==> flow/design.v <==
module register_param #(
    parameter BIT_LENGTH = 2048
) (
    input clk, rst,
    input load,
    input [BIT_LENGTH - 1 : 0] parIn,
    output reg [BIT_LENGTH - 1 : 0] parOut
);
    always@(posedge clk, posedge rst) begin
        if (rst == 1)
            parOut <= 0;
        else begin
            if (load == 1)
                parOut <= parIn;
        end
    end
endmodule
module adder #(
    parameter BIT_LENGTH = 32
) (
    input signed [BIT_LENGTH - 1 : 0] in1, in2,
    input mode,  
    output signed [BIT_LENGTH - 1 : 0] out
);
    assign out = (mode == 1) ? (in1 + in2) : (in1 - in2);
endmodule
module upCounterRE #(
    parameter BIT_LENGTH = 16
) (
    input clk, rst,
    input init_cnt, en_cnt,
    output reg [BIT_LENGTH - 1 : 0] count
);
    always @(posedge clk, posedge rst) begin
        if (rst == 1)
            count <= 0;
        else begin
            if (init_cnt == 1)
                count <= 0;
            else if (en_cnt == 1)
                count <= count + 1;
        end
    end
endmodule
module cordic_linear_DP #(
    parameter FLOAT_SIZE = 24,
    parameter INT_SIZE = 8
) (
    input clk, rst,
    input signed [INT_SIZE + FLOAT_SIZE - 1:0] x, y, z,
    input mode,
    input loadX, loadY, loadZ,loadMode,
    input sel_input, adder_mode,
    input init_cnt, en_cnt,
    output signed [INT_SIZE + FLOAT_SIZE - 1:0] x_out, y_out, z_out,
    output co, phi
);
    wire signed [INT_SIZE + FLOAT_SIZE - 1:0] y_in, z_in;
    wire signed [INT_SIZE + FLOAT_SIZE - 1:0] out_adder_y, out_adder_z;
    assign y_in = (sel_input == 1) ? y : out_adder_y; 
    assign z_in = (sel_input == 1) ? z : out_adder_z; 
    register_param #(.BIT_LENGTH(INT_SIZE + FLOAT_SIZE)) X_Reg(
        .clk(clk),
        .rst(rst),
        .load(loadX),
        .parIn(x),
        .parOut(x_out)
    );
    register_param #(.BIT_LENGTH(INT_SIZE + FLOAT_SIZE)) Y_Reg(
        .clk(clk),
        .rst(rst),
        .load(loadY),
        .parIn(y_in),
        .parOut(y_out)
    );
    register_param #(.BIT_LENGTH(INT_SIZE + FLOAT_SIZE)) Z_Reg(
        .clk(clk),
        .rst(rst),
        .load(loadZ),
        .parIn(z_in),
        .parOut(z_out)
    );
    wire mode_val;
    register_param #(.BIT_LENGTH(1)) M_Reg(
        .clk(clk),
        .rst(rst),
        .load(loadMode),
        .parIn(mode),
        .parOut(mode_val)
    );
    wire [$clog2(FLOAT_SIZE) : 0] iter;
    upCounterRE #(.BIT_LENGTH($clog2(FLOAT_SIZE) + 1)) Iter_Count(
        .clk(clk),
        .rst(rst),
        .init_cnt(init_cnt),
        .en_cnt(en_cnt),
        .count(iter)
    );
    assign co = (iter == (FLOAT_SIZE)) ? 1'b1 : 1'b0;
    wire signed [INT_SIZE + FLOAT_SIZE - 1:0] x_shift, one, one_shift;
    assign x_shift = x >>> iter;
    assign one = { {(INT_SIZE-1){1'b0}}, 1'b1, {(FLOAT_SIZE){1'b0}} }; 
    assign one_shift = one >>> iter;
    adder #(.BIT_LENGTH(INT_SIZE + FLOAT_SIZE)) Y_Adder(
        .in1(y_out),
        .in2(x_shift),
        .mode(adder_mode),
        .out(out_adder_y)
    );
    adder #(.BIT_LENGTH(INT_SIZE + FLOAT_SIZE)) Z_Adder(
        .in1(z_out),
        .in2(one_shift),
        .mode(~adder_mode),
        .out(out_adder_z)
    );
    wire phi_rotate, phi_vector; 
    assign phi_rotate = (z_out[INT_SIZE + FLOAT_SIZE - 1] == 1) ? 1'b0 : 1'b1;
    assign phi_vector = (y_out[INT_SIZE + FLOAT_SIZE - 1] == 1) ? 1'b1 : 1'b0;
    assign phi = (mode_val == 1) ? phi_vector : phi_rotate;
endmodule
module cordic_linear_CU (
    input clk, rst,
    input start,
    input co, phi,
    output reg loadX, loadY, loadZ,loadMode,
    output reg sel_input, adder_mode,
    output reg init_cnt, en_cnt,
    output reg done
);
    parameter [1:0] IDLE = 0, INIT = 1, CALC = 2, DONE = 3;
    reg [1:0] ps, ns;
    always @(ps, start, co) begin
        case (ps)
            IDLE: ns = (start == 1) ? INIT : IDLE;
            INIT: ns = (start == 1 ) ? INIT : CALC;
            CALC: ns = (co == 1) ? DONE : CALC;
            DONE: ns = IDLE;
            default: ns = IDLE;
        endcase
    end
    always @(ps, phi) begin
        loadX = 0;
        loadY = 0;
        loadZ = 0;
        loadMode = 0;
        sel_input = 0;
        adder_mode = 0;
        init_cnt = 0;
        en_cnt = 0;
        done = 0;
        case (ps)
            IDLE: ;
            INIT: begin
                init_cnt = 1;
                loadX = 1;
                loadY = 1;
                loadZ = 1;
                loadMode = 1;
                sel_input = 1;
            end
            CALC: begin
                adder_mode = phi;
                en_cnt = 1;
                sel_input = 0;
                loadY = 1;
                loadZ = 1;
            end 
            DONE: done = 1;
            default: ;
        endcase
    end
    always @(posedge clk or posedge rst) begin
        if (rst == 1)
            ps <= IDLE;
        else 
            ps <= ns;
    end
endmodule
module cordic_linear #(
    parameter FLOAT_SIZE = 24,
    parameter INT_SIZE = 8
) (
    input clk, rst,
    input start,
    input signed [INT_SIZE + FLOAT_SIZE - 1:0] x, y, z,
    input mode,
    output signed [INT_SIZE + FLOAT_SIZE - 1:0] x_out, y_out, z_out,
    output done
);
    wire loadX, loadY, loadZ, loadMode;
    wire sel_input, adder_mode;
    wire init_cnt, en_cnt;
    wire co, phi;
    cordic_linear_DP #(.FLOAT_SIZE(FLOAT_SIZE), .INT_SIZE(INT_SIZE)) DP (
        .clk(clk),
        .rst(rst),
        .x(x),
        .y(y),
        .z(z),
        .mode(mode),
        .loadX(loadX),
        .loadY(loadY),
        .loadZ(loadZ),
        .loadMode(loadMode),
        .sel_input(sel_input),
        .adder_mode(adder_mode),
        .init_cnt(init_cnt),
        .en_cnt(en_cnt),
        .x_out(x_out),
        .y_out(y_out),
        .z_out(z_out),
        .co(co),
        .phi(phi)
    );
    cordic_linear_CU CU (
        .clk(clk),
        .rst(rst),
        .start(start),
        .co(co),
        .phi(phi),
        .loadX(loadX),
        .loadY(loadY),
        .loadZ(loadZ),
        .loadMode(loadMode),
        .sel_input(sel_input),
        .adder_mode(adder_mode),
        .init_cnt(init_cnt),
        .en_cnt(en_cnt),
        .done(done)
    );
endmodule
module reciprocal_float_DP (
    input clk, rst,
    input [31:0] x,
    input loadE, loadM, loadS,
    input selE, start_cordic,
    output [31:0] out,
    output done_cordic, zero_flag
);
    wire [7:0] E_val, E_in;
    wire [7:0] out_sub, E_reg_in;
    assign E_in = x[30:23];
    register_param #(.BIT_LENGTH(8)) E_Reg(
        .clk(clk),
        .rst(rst),
        .load(loadE),
        .parIn(E_reg_in),
        .parOut(E_val)
    );
    wire [22:0] M_val, M_in;
    assign M_in = x[22:0];
    register_param #(.BIT_LENGTH(23)) M_Reg(
        .clk(clk),
        .rst(rst),
        .load(loadM),
        .parIn(M_in),
        .parOut(M_val)
    );
    wire S_val, S_in;
    assign S_in = x[31];
    register_param #(.BIT_LENGTH(1)) S_Reg(
        .clk(clk),
        .rst(rst),
        .load(loadS),
        .parIn(S_in),
        .parOut(S_val)
    );
    assign E_reg_in = (selE == 1) ? E_in : out_sub;
    wire frac_zero;
    assign frac_zero = ~(|M_val);
    wire cin;
    assign cin = (frac_zero == 1) ? 1'b1 : 1'b0;
    assign out_sub = $unsigned(8'd253) - $unsigned(E_val) + cin;
    localparam FLOAT_SIZE = 24;
    localparam INT_SIZE = 2;
    wire signed [INT_SIZE + FLOAT_SIZE - 1:0] x_in, z, y;
    assign y = { {(INT_SIZE-1){1'b0}}, 1'b1, {(FLOAT_SIZE){1'b0}} };  
    assign z = {(INT_SIZE + FLOAT_SIZE){1'b0}};  
    assign x_in = { 2'b01, M_val, 1'b0};
    wire mode;
    assign mode = 1'b1;  
    wire signed [INT_SIZE + FLOAT_SIZE - 1:0] x_out, y_out, z_out;
    cordic_linear #(.FLOAT_SIZE(FLOAT_SIZE), .INT_SIZE(INT_SIZE)) Cordic_core(
        .clk(clk),
        .rst(rst),
        .start(start_cordic),
        .x(x_in),
        .y(y),
        .z(z),
        .mode(mode),
        .x_out(x_out),
        .y_out(y_out),
        .z_out(z_out),
        .done(done_cordic)
    );
    assign out = {S_val, E_val, z_out[22:0] };
    wire exp_zero;
    assign exp_zero = ~(|E_val);
    assign zero_flag = exp_zero && frac_zero;
endmodule
module reciprocal_float_CU (
    input clk, rst,
    input start,
    input done_cordic, zero_input,
    output reg loadE, loadM, loadS,
    output reg selE, start_cordic,
    output reg done, zero_flag
);
    parameter [2:0] IDLE = 0, INIT = 1, EXP = 2, CALC = 3, ZERO = 4;
    reg [2:0] ps, ns;
    always @(ps, start, zero_input, done_cordic) begin
        case (ps)
            IDLE: ns = (start == 1) ? INIT : IDLE;
            INIT: ns = (start == 1) ? INIT : EXP;
            EXP: ns = (zero_input == 1) ? ZERO : CALC;
            CALC: ns = (done_cordic == 1) ? IDLE : CALC;
            ZERO: ns = IDLE; 
            default: ns = IDLE;
        endcase
    end
    always @(ps, done_cordic, zero_input) begin
        loadE = 0;
        loadM = 0;
        loadS = 0;
        selE = 0;
        start_cordic = 0;
        done = 0;
        zero_flag = 0;
        case (ps)
            IDLE: ;
            INIT: begin
                selE = 1;
                loadE = 1;
                loadM = 1;
                loadS = 1;
            end 
            EXP: begin
                loadE = 1;
                start_cordic = ~zero_input;  
            end
            CALC: done = done_cordic;
            ZERO: begin
                done = 1;
                zero_flag = 1;
            end
            default: ;
        endcase
    end
    always @(posedge clk or posedge rst) begin
        if (rst == 1)
            ps <= IDLE;
        else 
            ps <= ns;
    end
endmodule
module reciprocal_float(
    input clk, rst,
    input start,
    input [31:0] x,
    output [31:0] out,
    output done, zero_flag
);
    wire loadE, loadM, loadS;
    wire selE, start_cordic;
    wire done_cordic, zero_input;
    reciprocal_float_DP DP (
        .clk(clk),
        .rst(rst),
        .x(x),
        .loadE(loadE),
        .loadM(loadM),
        .loadS(loadS),
        .selE(selE),
        .start_cordic(start_cordic),
        .out(out),
        .done_cordic(done_cordic),
        .zero_flag(zero_input)
    );
    reciprocal_float_CU CU (
        .clk(clk),
        .rst(rst),
        .start(start),
        .done_cordic(done_cordic),
        .zero_input(zero_input),
        .loadE(loadE),
        .loadM(loadM),
        .loadS(loadS),
        .selE(selE),
        .start_cordic(start_cordic),
        .done(done),
        .zero_flag(zero_flag)
    );
endmodule
# Step by step through the tools: reciprocal_float
# Tool output for the design above, in the order of the flow.
# Lines are those of the file above, counted from 1.
# Operators: Yosys type, input widths -> output width; for muxes data width and select width s.
# Cell names lack the library's common part.
setup:
  top_module: "reciprocal_float"
  clock_port: "clk"
  lib: "sky130hd"
  lib_corner: "tt_025C_1v80"

# Elaborated design
# Counts by Yosys on the flattened word-level netlist (proc, flatten, opt, wreduce; memories kept). Register bits leave out memories and registers merged into their read ports (data or address). Print and check cells are left out. Cells with the same type and inputs are merged into one.
bits:
  in_bits: 35
  regBits: 96
  output_inout_bits: 34
  wordCells: 72
classes:
  n_addsub: 7
  equal: 8
  reduce_and_logical: 12
  n_mux: 31
  logic: 3
  n_shift: 2
ops:
  columns: ["operator", "count"]
  rows:
  - ["$mux 26", 4]
  - ["$add 26x26->26", 2]
  - ["$sub 26x26->26", 2]
  - ["$sshr 26x6->26", 1]
  - ["$sshr 26x6->26 const A", 1]
  - ["$reduce_or 23->1", 1]
  - ["$pmux 3 s4", 1]
  - ["$mux 1", 12]
  - ["$mux 6", 2]
  - ["$pmux 1 s2", 6]
  - ["$reduce_or 3->1", 3]
  - ["$add 8x1->8", 1]
  - ["$sub 8x8->8 const A", 1]
  - ["$reduce_or 8->1", 1]
  - ["$pmux 2 s4", 1]
  - ["$mux 8", 1]
  - ["$reduce_or 2->1", 3]
  - ["$eq 3x2->1 const B", 2]
  - ["$add 6x1->6 const B", 1]
  - ["$eq 6x5->1 const B", 1]
  - ["$mux 2", 3]
  - ["$eq 2x2->1 const B", 2]
  - ["$not 1->1", 3]
  - ["$eq 3x1->1 const B", 1]
  - ["$eq 3x3->1 const B", 1]
  - ["$logic_not 3->1", 1]
  - ["$mux 3", 1]
  - ["$eq 2x1->1 const B", 1]
# Other operator kinds: 3; their cells: 3.

# Logic depth
# Longest topological path by Yosys (ltp), each cell counted once; first at word level (registers and memories cut), then after technology mapping (sequential cells cut; the memories' decode and read muxes count).
depth:
  depth_word: 7
  abc_area: 0
  depth_mapped: 26
  ltp_nobuf: 23

# After synthesis
# Yosys stat after the flow's synthesis: flattened, memories mapped to cells. It holds for the ABC_AREA given above (unset counts as 0); a run with the other value may have another netlist.
synth_totals:
  seq_area_um2: 2504.9
  cells: 1067
  ff_cells: 100
  synth_area_um2: 9162.5
  n_buf: 82
by_type:
  columns: ["cell", "count"]
  rows:
  - ["dfrtp_1", 98]
  - ["ha_1", 63]
  - ["o21ai_0", 101]
  - ["nand2_1", 132]
  - ["mux2_2", 41]
  - ["mux4_2", 19]
  - ["a21oi_1", 75]
  - ["xnor2_1", 40]
  - ["nor2_1", 70]
  - ["xor2_1", 30]
  - ["buf_4", 26]
  - ["clkbuf_1", 46]
  - ["a21o_1", 20]
  - ["inv_1", 29]
  - ["mux2i_1", 10]
  - ["nor3_1", 19]
  - ["nand3_1", 18]
  - ["o31ai_1", 12]
# Other cell types: 60; their cells: 218.
# By module: a second synthesis without flattening, with its own total; a netlist apart from the flattened one above.
hier_totals:
  hier_cells: 1162
  area_unflattened_um2: 11626.2
# Rows give one instance, submodules left out.
by_module:
  columns: ["module", "n_inst", "mod_area_um2", "cells", "seq_area_um2"]
  rows:
  - ["adder (BIT_LENGTH=26)", 2, 1885.6, 263, 0.0]
  - ["register_param (BIT_LENGTH=26)", 3, 1073.5, 56, 650.6]
  - ["cordic_linear_DP", 1, 2348.5, 278, 0.0]
  - ["register_param (BIT_LENGTH=23)", 1, 860.8, 49, 575.6]
  - ["register_param (BIT_LENGTH=8)", 1, 335.3, 18, 200.2]
  - ["reciprocal_float_DP", 1, 315.3, 51, 0.0]
  - ["upCounterRE (BIT_LENGTH=6)", 1, 277.8, 27, 150.1]
  - ["reciprocal_float_CU", 1, 210.2, 19, 126.4]
  - ["cordic_linear_CU", 1, 198.9, 20, 101.3]
  - ["register_param (BIT_LENGTH=1)", 2, 43.8, 3, 25.0]
  - ["cordic_linear", 1, 0.0, 0, 0.0]
  - ["reciprocal_float", 1, 0.0, 0, 0.0]

# Worst setup path after synthesis
# Source: OpenSTA report_checks on the synthesized netlist (no wires, ideal clock, input and output delay 20% of the period each), path of least setup slack; recovery checks are left aside. Register names are those of the netlist, which keeps one name where synthesis merged equal registers.
synth_path:
  kind: "register -> register"
  start: "register DP.Cordic_core.DP.Iter_Count.count[0]"
  end: "register DP.Cordic_core.DP.Y_Reg.parOut[25]"
  arrival_ps: 5208
  driving_pins: 24
  required_ps: 10865
  path_delay_ps: 5343
  launch_ps: 0
  path_slack_ps: 5657
  clock_period_ps: 11000
  setup_ps: 135
  period_less_setup_slack_ps: 5343
# "path_delay_ps" is the arrival time less input delay plus setup time.
# "driving_pins": output pins that drive a net of the path, with the launching flip-flop's if there is one; two outputs of one cell count as two.
# "period_less_setup_slack_ps" = period - worst setup slack (recovery checks aside). The figure is calculated, with input and output delays left at 20% of the set period.
# The rows between start and end are the longest chain of elaborated cells between them; the timing report does not say that the signal goes this way. Where chains are equally long, one stands for them.
# A line is the first line of the expression or statement that the cell stems from. Yosys adds cells for indexed reads and writes and turns some case tables into memories.
# A register here has more assigning lines than the two given.
synth_between:
  path_cell_list: "dfrtp_1 > buf_6 > buf_2 > inv_1 > ha_1 > and3b_1 > a31oi_1 > a211o_1 > o211a_1 > ha_1 > nand2_1 > or4_1 > o41ai_1 > xnor2_1 > ha_1 > a21o_1 > a22o_1 > o41ai_1 > o21ai_0 > a21oi_1 > o31ai_1 > and4_1 > a2111oi_2 > nand3_1"
  elab_chain_cells: 4
  cone_cells: 5
synth_lines:
  columns: ["element", "line_no", "source"]
  rows:
  - ["start: declaration", 32, "output reg [BIT_LENGTH - 1 : 0] count"]
  - ["start: assignment", 36, "count <= 0;"]
  - ["start: assignment", 41, "count <= count + 1;"]
  - ["$sshr 26x6->26", 101, "assign x_shift = x >>> iter;"]
  - ["$sub 26x26->26", 25, "assign out = (mode == 1) ? (in1 + in2) : (in1 - in2);"]
  - ["$mux 26", 25, null]
  - ["$mux 26", 60, "assign y_in = (sel_input == 1) ? y : out_adder_y;"]
  - ["end: assignment", 11, "parOut <= 0;"]
  - ["end: assignment", 14, "parOut <= parIn;"]
  - ["end: declaration", 7, "output reg [BIT_LENGTH - 1 : 0] parOut"]

# Worst path after layout
# Path of least setup slack in the final report of run A (OpenROAD, finished layout, wires in). Where an end is a register, its clock arrival counts in the times.
# The report prints the path's times to 10 ps; the period is as set.
layout_path:
  kind: "register -> register"
  start: "register DP.Cordic_core.DP.Iter_Count.count[1]"
  end: "register DP.Cordic_core.DP.Y_Reg.parOut[25]"
  clock_period_ps: 6480
  launch_ps: 360
  arrival_ps: 6140
  path_slack_ps: 570
  required_ps: 6710
  setup_ps: 120
  driving_pins: 19
# The rows between start and end are the longest chain of elaborated cells between them; the timing report does not say that the signal goes this way. Where chains are equally long, one stands for them.
# A register here has more assigning lines than the two given.
layout_between:
  path_cell_list: "dfrtp_2 > buf_4 > mux4_2 > mux2_2 > a222oi_1 > nand4_1 > or4_1 > o41ai_2 > xnor2_1 > ha_1 > a21o_1 > a22o_1 > o41ai_1 > o21ai_0 > a21oi_1 > o31ai_1 > and4_1 > a2111oi_2 > nand3_1"
  elab_chain_cells: 4
  cone_cells: 5
layout_lines:
  columns: ["element", "line_no", "source"]
  rows:
  - ["start: declaration", 32, "output reg [BIT_LENGTH - 1 : 0] count"]
  - ["start: assignment", 36, "count <= 0;"]
  - ["start: assignment", 41, "count <= count + 1;"]
  - ["$sshr 26x6->26", 101, "assign x_shift = x >>> iter;"]
  - ["$sub 26x26->26", 25, "assign out = (mode == 1) ? (in1 + in2) : (in1 - in2);"]
  - ["$mux 26", 25, null]
  - ["$mux 26", 60, "assign y_in = (sel_input == 1) ? y : out_adder_y;"]
  - ["end: assignment", 11, "parOut <= 0;"]
  - ["end: assignment", 14, "parOut <= parIn;"]
  - ["end: declaration", 7, "output reg [BIT_LENGTH - 1 : 0] parOut"]

Ticket comment

Measured results for reciprocal_float: 3 stored runs of the Yosys and OpenROAD flow on sky130hd. The settings differ; the order carries no meaning. The constraints put input and output delay at 20% of the set period each and load the outputs with 0.01 pF.
"achieved_clock_period_ps" is the run's clock period less its worst setup slack. It is reckoned from that one timing run; input and output delays stay at 20% of the period that was set.
By "power.total_w" is meant OpenSTA's value without simulated activity: inputs other than the clock are taken to toggle once in ten clock periods, and the tool carries that through the logic.

--- run A ---
==> flow/run.sh <==
#!/bin/bash
# the make line also repeats the synthesis and layout settings of config.mk as NAME=value (left out here)
make -C /OpenROAD-flow-scripts/flow DESIGN_CONFIG=/design/flow/config.mk WORK_HOME=/design/flow/orfs CLKGATE_MAP_FILE= finish
==> flow/config.mk <==
export PLATFORM = sky130hd
export DESIGN_NAME = reciprocal_float
export DESIGN_NICKNAME = reciprocal_float
export VERILOG_FILES = /design/flow/design.v
export SDC_FILE = /design/flow/constraint.sdc
export NUM_CORES = 4
export LEC_CHECK = 0
export CAP_MARGIN = 20
export CORE_MARGIN = 2
export CORE_UTILIZATION = 40
export SETUP_SLACK_MARGIN = -0.01
export SLEW_MARGIN = 20
==> flow/constraint.sdc <==
create_clock -name core_clock -period 6.48 [get_ports {clk}]
set_input_delay 1.2960 -clock core_clock [delete_from_list [all_inputs] [get_ports {clk}]]
set_output_delay 1.2960 -clock core_clock [all_outputs]
set_load 0.01 [all_outputs]

==> results, as YAML <==
results:
  synth_area_um2: 9162.5
  die_footprint_um2: 24133.6
  final_cell_area_um2: 10241.1
  final_util_frac: 0.454
  setup_ws_ps: 570
  fin_tns_ps: 0
  worst_hold_slack_ps: 480
  power.total_w: 0.001588
  achieved_clock_period_ps: 5910

--- run B ---
==> flow/run.sh <==
#!/bin/bash
# the make line also repeats the synthesis and layout settings of config.mk as NAME=value (left out here)
make -C /OpenROAD-flow-scripts/flow DESIGN_CONFIG=/design/flow/config.mk WORK_HOME=/design/flow/orfs CLKGATE_MAP_FILE= finish
==> flow/config.mk <==
export PLATFORM = sky130hd
export DESIGN_NAME = reciprocal_float
export DESIGN_NICKNAME = reciprocal_float
export VERILOG_FILES = /design/flow/design.v
export SDC_FILE = /design/flow/constraint.sdc
export NUM_CORES = 4
export LEC_CHECK = 0
export CAP_MARGIN = 25
export CELL_PAD_IN_SITES_GLOBAL_PLACEMENT = 0
export CORE_ASPECT_RATIO = 0.7
export CORE_MARGIN = 2
export CORE_UTILIZATION = 40
export GPL_ROUTABILITY_DRIVEN = 0
export MAX_ROUTING_LAYER = met5
export MIN_ROUTING_LAYER = met2
export PLACE_DENSITY_LB_ADDON = 0.08
export SETUP_SLACK_MARGIN = -0.57
export SLEW_MARGIN = 25
export TNS_END_PERCENT = 20
==> flow/constraint.sdc <==
create_clock -name core_clock -period 5.99 [get_ports {clk}]
set_input_delay 1.1980 -clock core_clock [delete_from_list [all_inputs] [get_ports {clk}]]
set_output_delay 1.1980 -clock core_clock [all_outputs]
set_load 0.01 [all_outputs]

==> results, as YAML <==
results:
  synth_area_um2: 9162.5
  die_footprint_um2: 24151.9
  final_cell_area_um2: 10491.3
  final_util_frac: 0.465
  setup_ws_ps: -125
  fin_tns_ps: -125
  worst_hold_slack_ps: 486
  power.total_w: 0.001775
  achieved_clock_period_ps: 6115

--- run C ---
==> flow/run.sh <==
#!/bin/bash
# the make line also repeats the synthesis and layout settings of config.mk as NAME=value (left out here)
make -C /OpenROAD-flow-scripts/flow DESIGN_CONFIG=/design/flow/config.mk WORK_HOME=/design/flow/orfs CLKGATE_MAP_FILE= finish
==> flow/config.mk <==
export PLATFORM = sky130hd
export DESIGN_NAME = reciprocal_float
export DESIGN_NICKNAME = reciprocal_float
export VERILOG_FILES = /design/flow/design.v
export SDC_FILE = /design/flow/constraint.sdc
export NUM_CORES = 4
export LEC_CHECK = 0
export CAP_MARGIN = 20
export CELL_PAD_IN_SITES_DETAIL_PLACEMENT = 1
export CELL_PAD_IN_SITES_GLOBAL_PLACEMENT = 2
export CORE_MARGIN = 2
export CORE_UTILIZATION = 22
export GPL_ROUTABILITY_DRIVEN = 0
export GPL_TIMING_DRIVEN = 0
export MAX_ROUTING_LAYER = met5
export MIN_ROUTING_LAYER = met1
export PLACE_DENSITY_LB_ADDON = 0.14
export SETUP_SLACK_MARGIN = 0.47
export SLEW_MARGIN = 40
export TNS_END_PERCENT = 15
==> flow/constraint.sdc <==
create_clock -name core_clock -period 9.74 [get_ports {clk}]
set_input_delay 1.9480 -clock core_clock [delete_from_list [all_inputs] [get_ports {clk}]]
set_output_delay 1.9480 -clock core_clock [all_outputs]
set_load 0.01 [all_outputs]

==> results, as YAML <==
results:
  synth_area_um2: 9162.5
  die_footprint_um2: 43297.3
  final_cell_area_um2: 10862.9
  final_util_frac: 0.265
  setup_ws_ps: 2996
  fin_tns_ps: 0
  worst_hold_slack_ps: 492
  power.total_w: 0.001091
  achieved_clock_period_ps: 6744
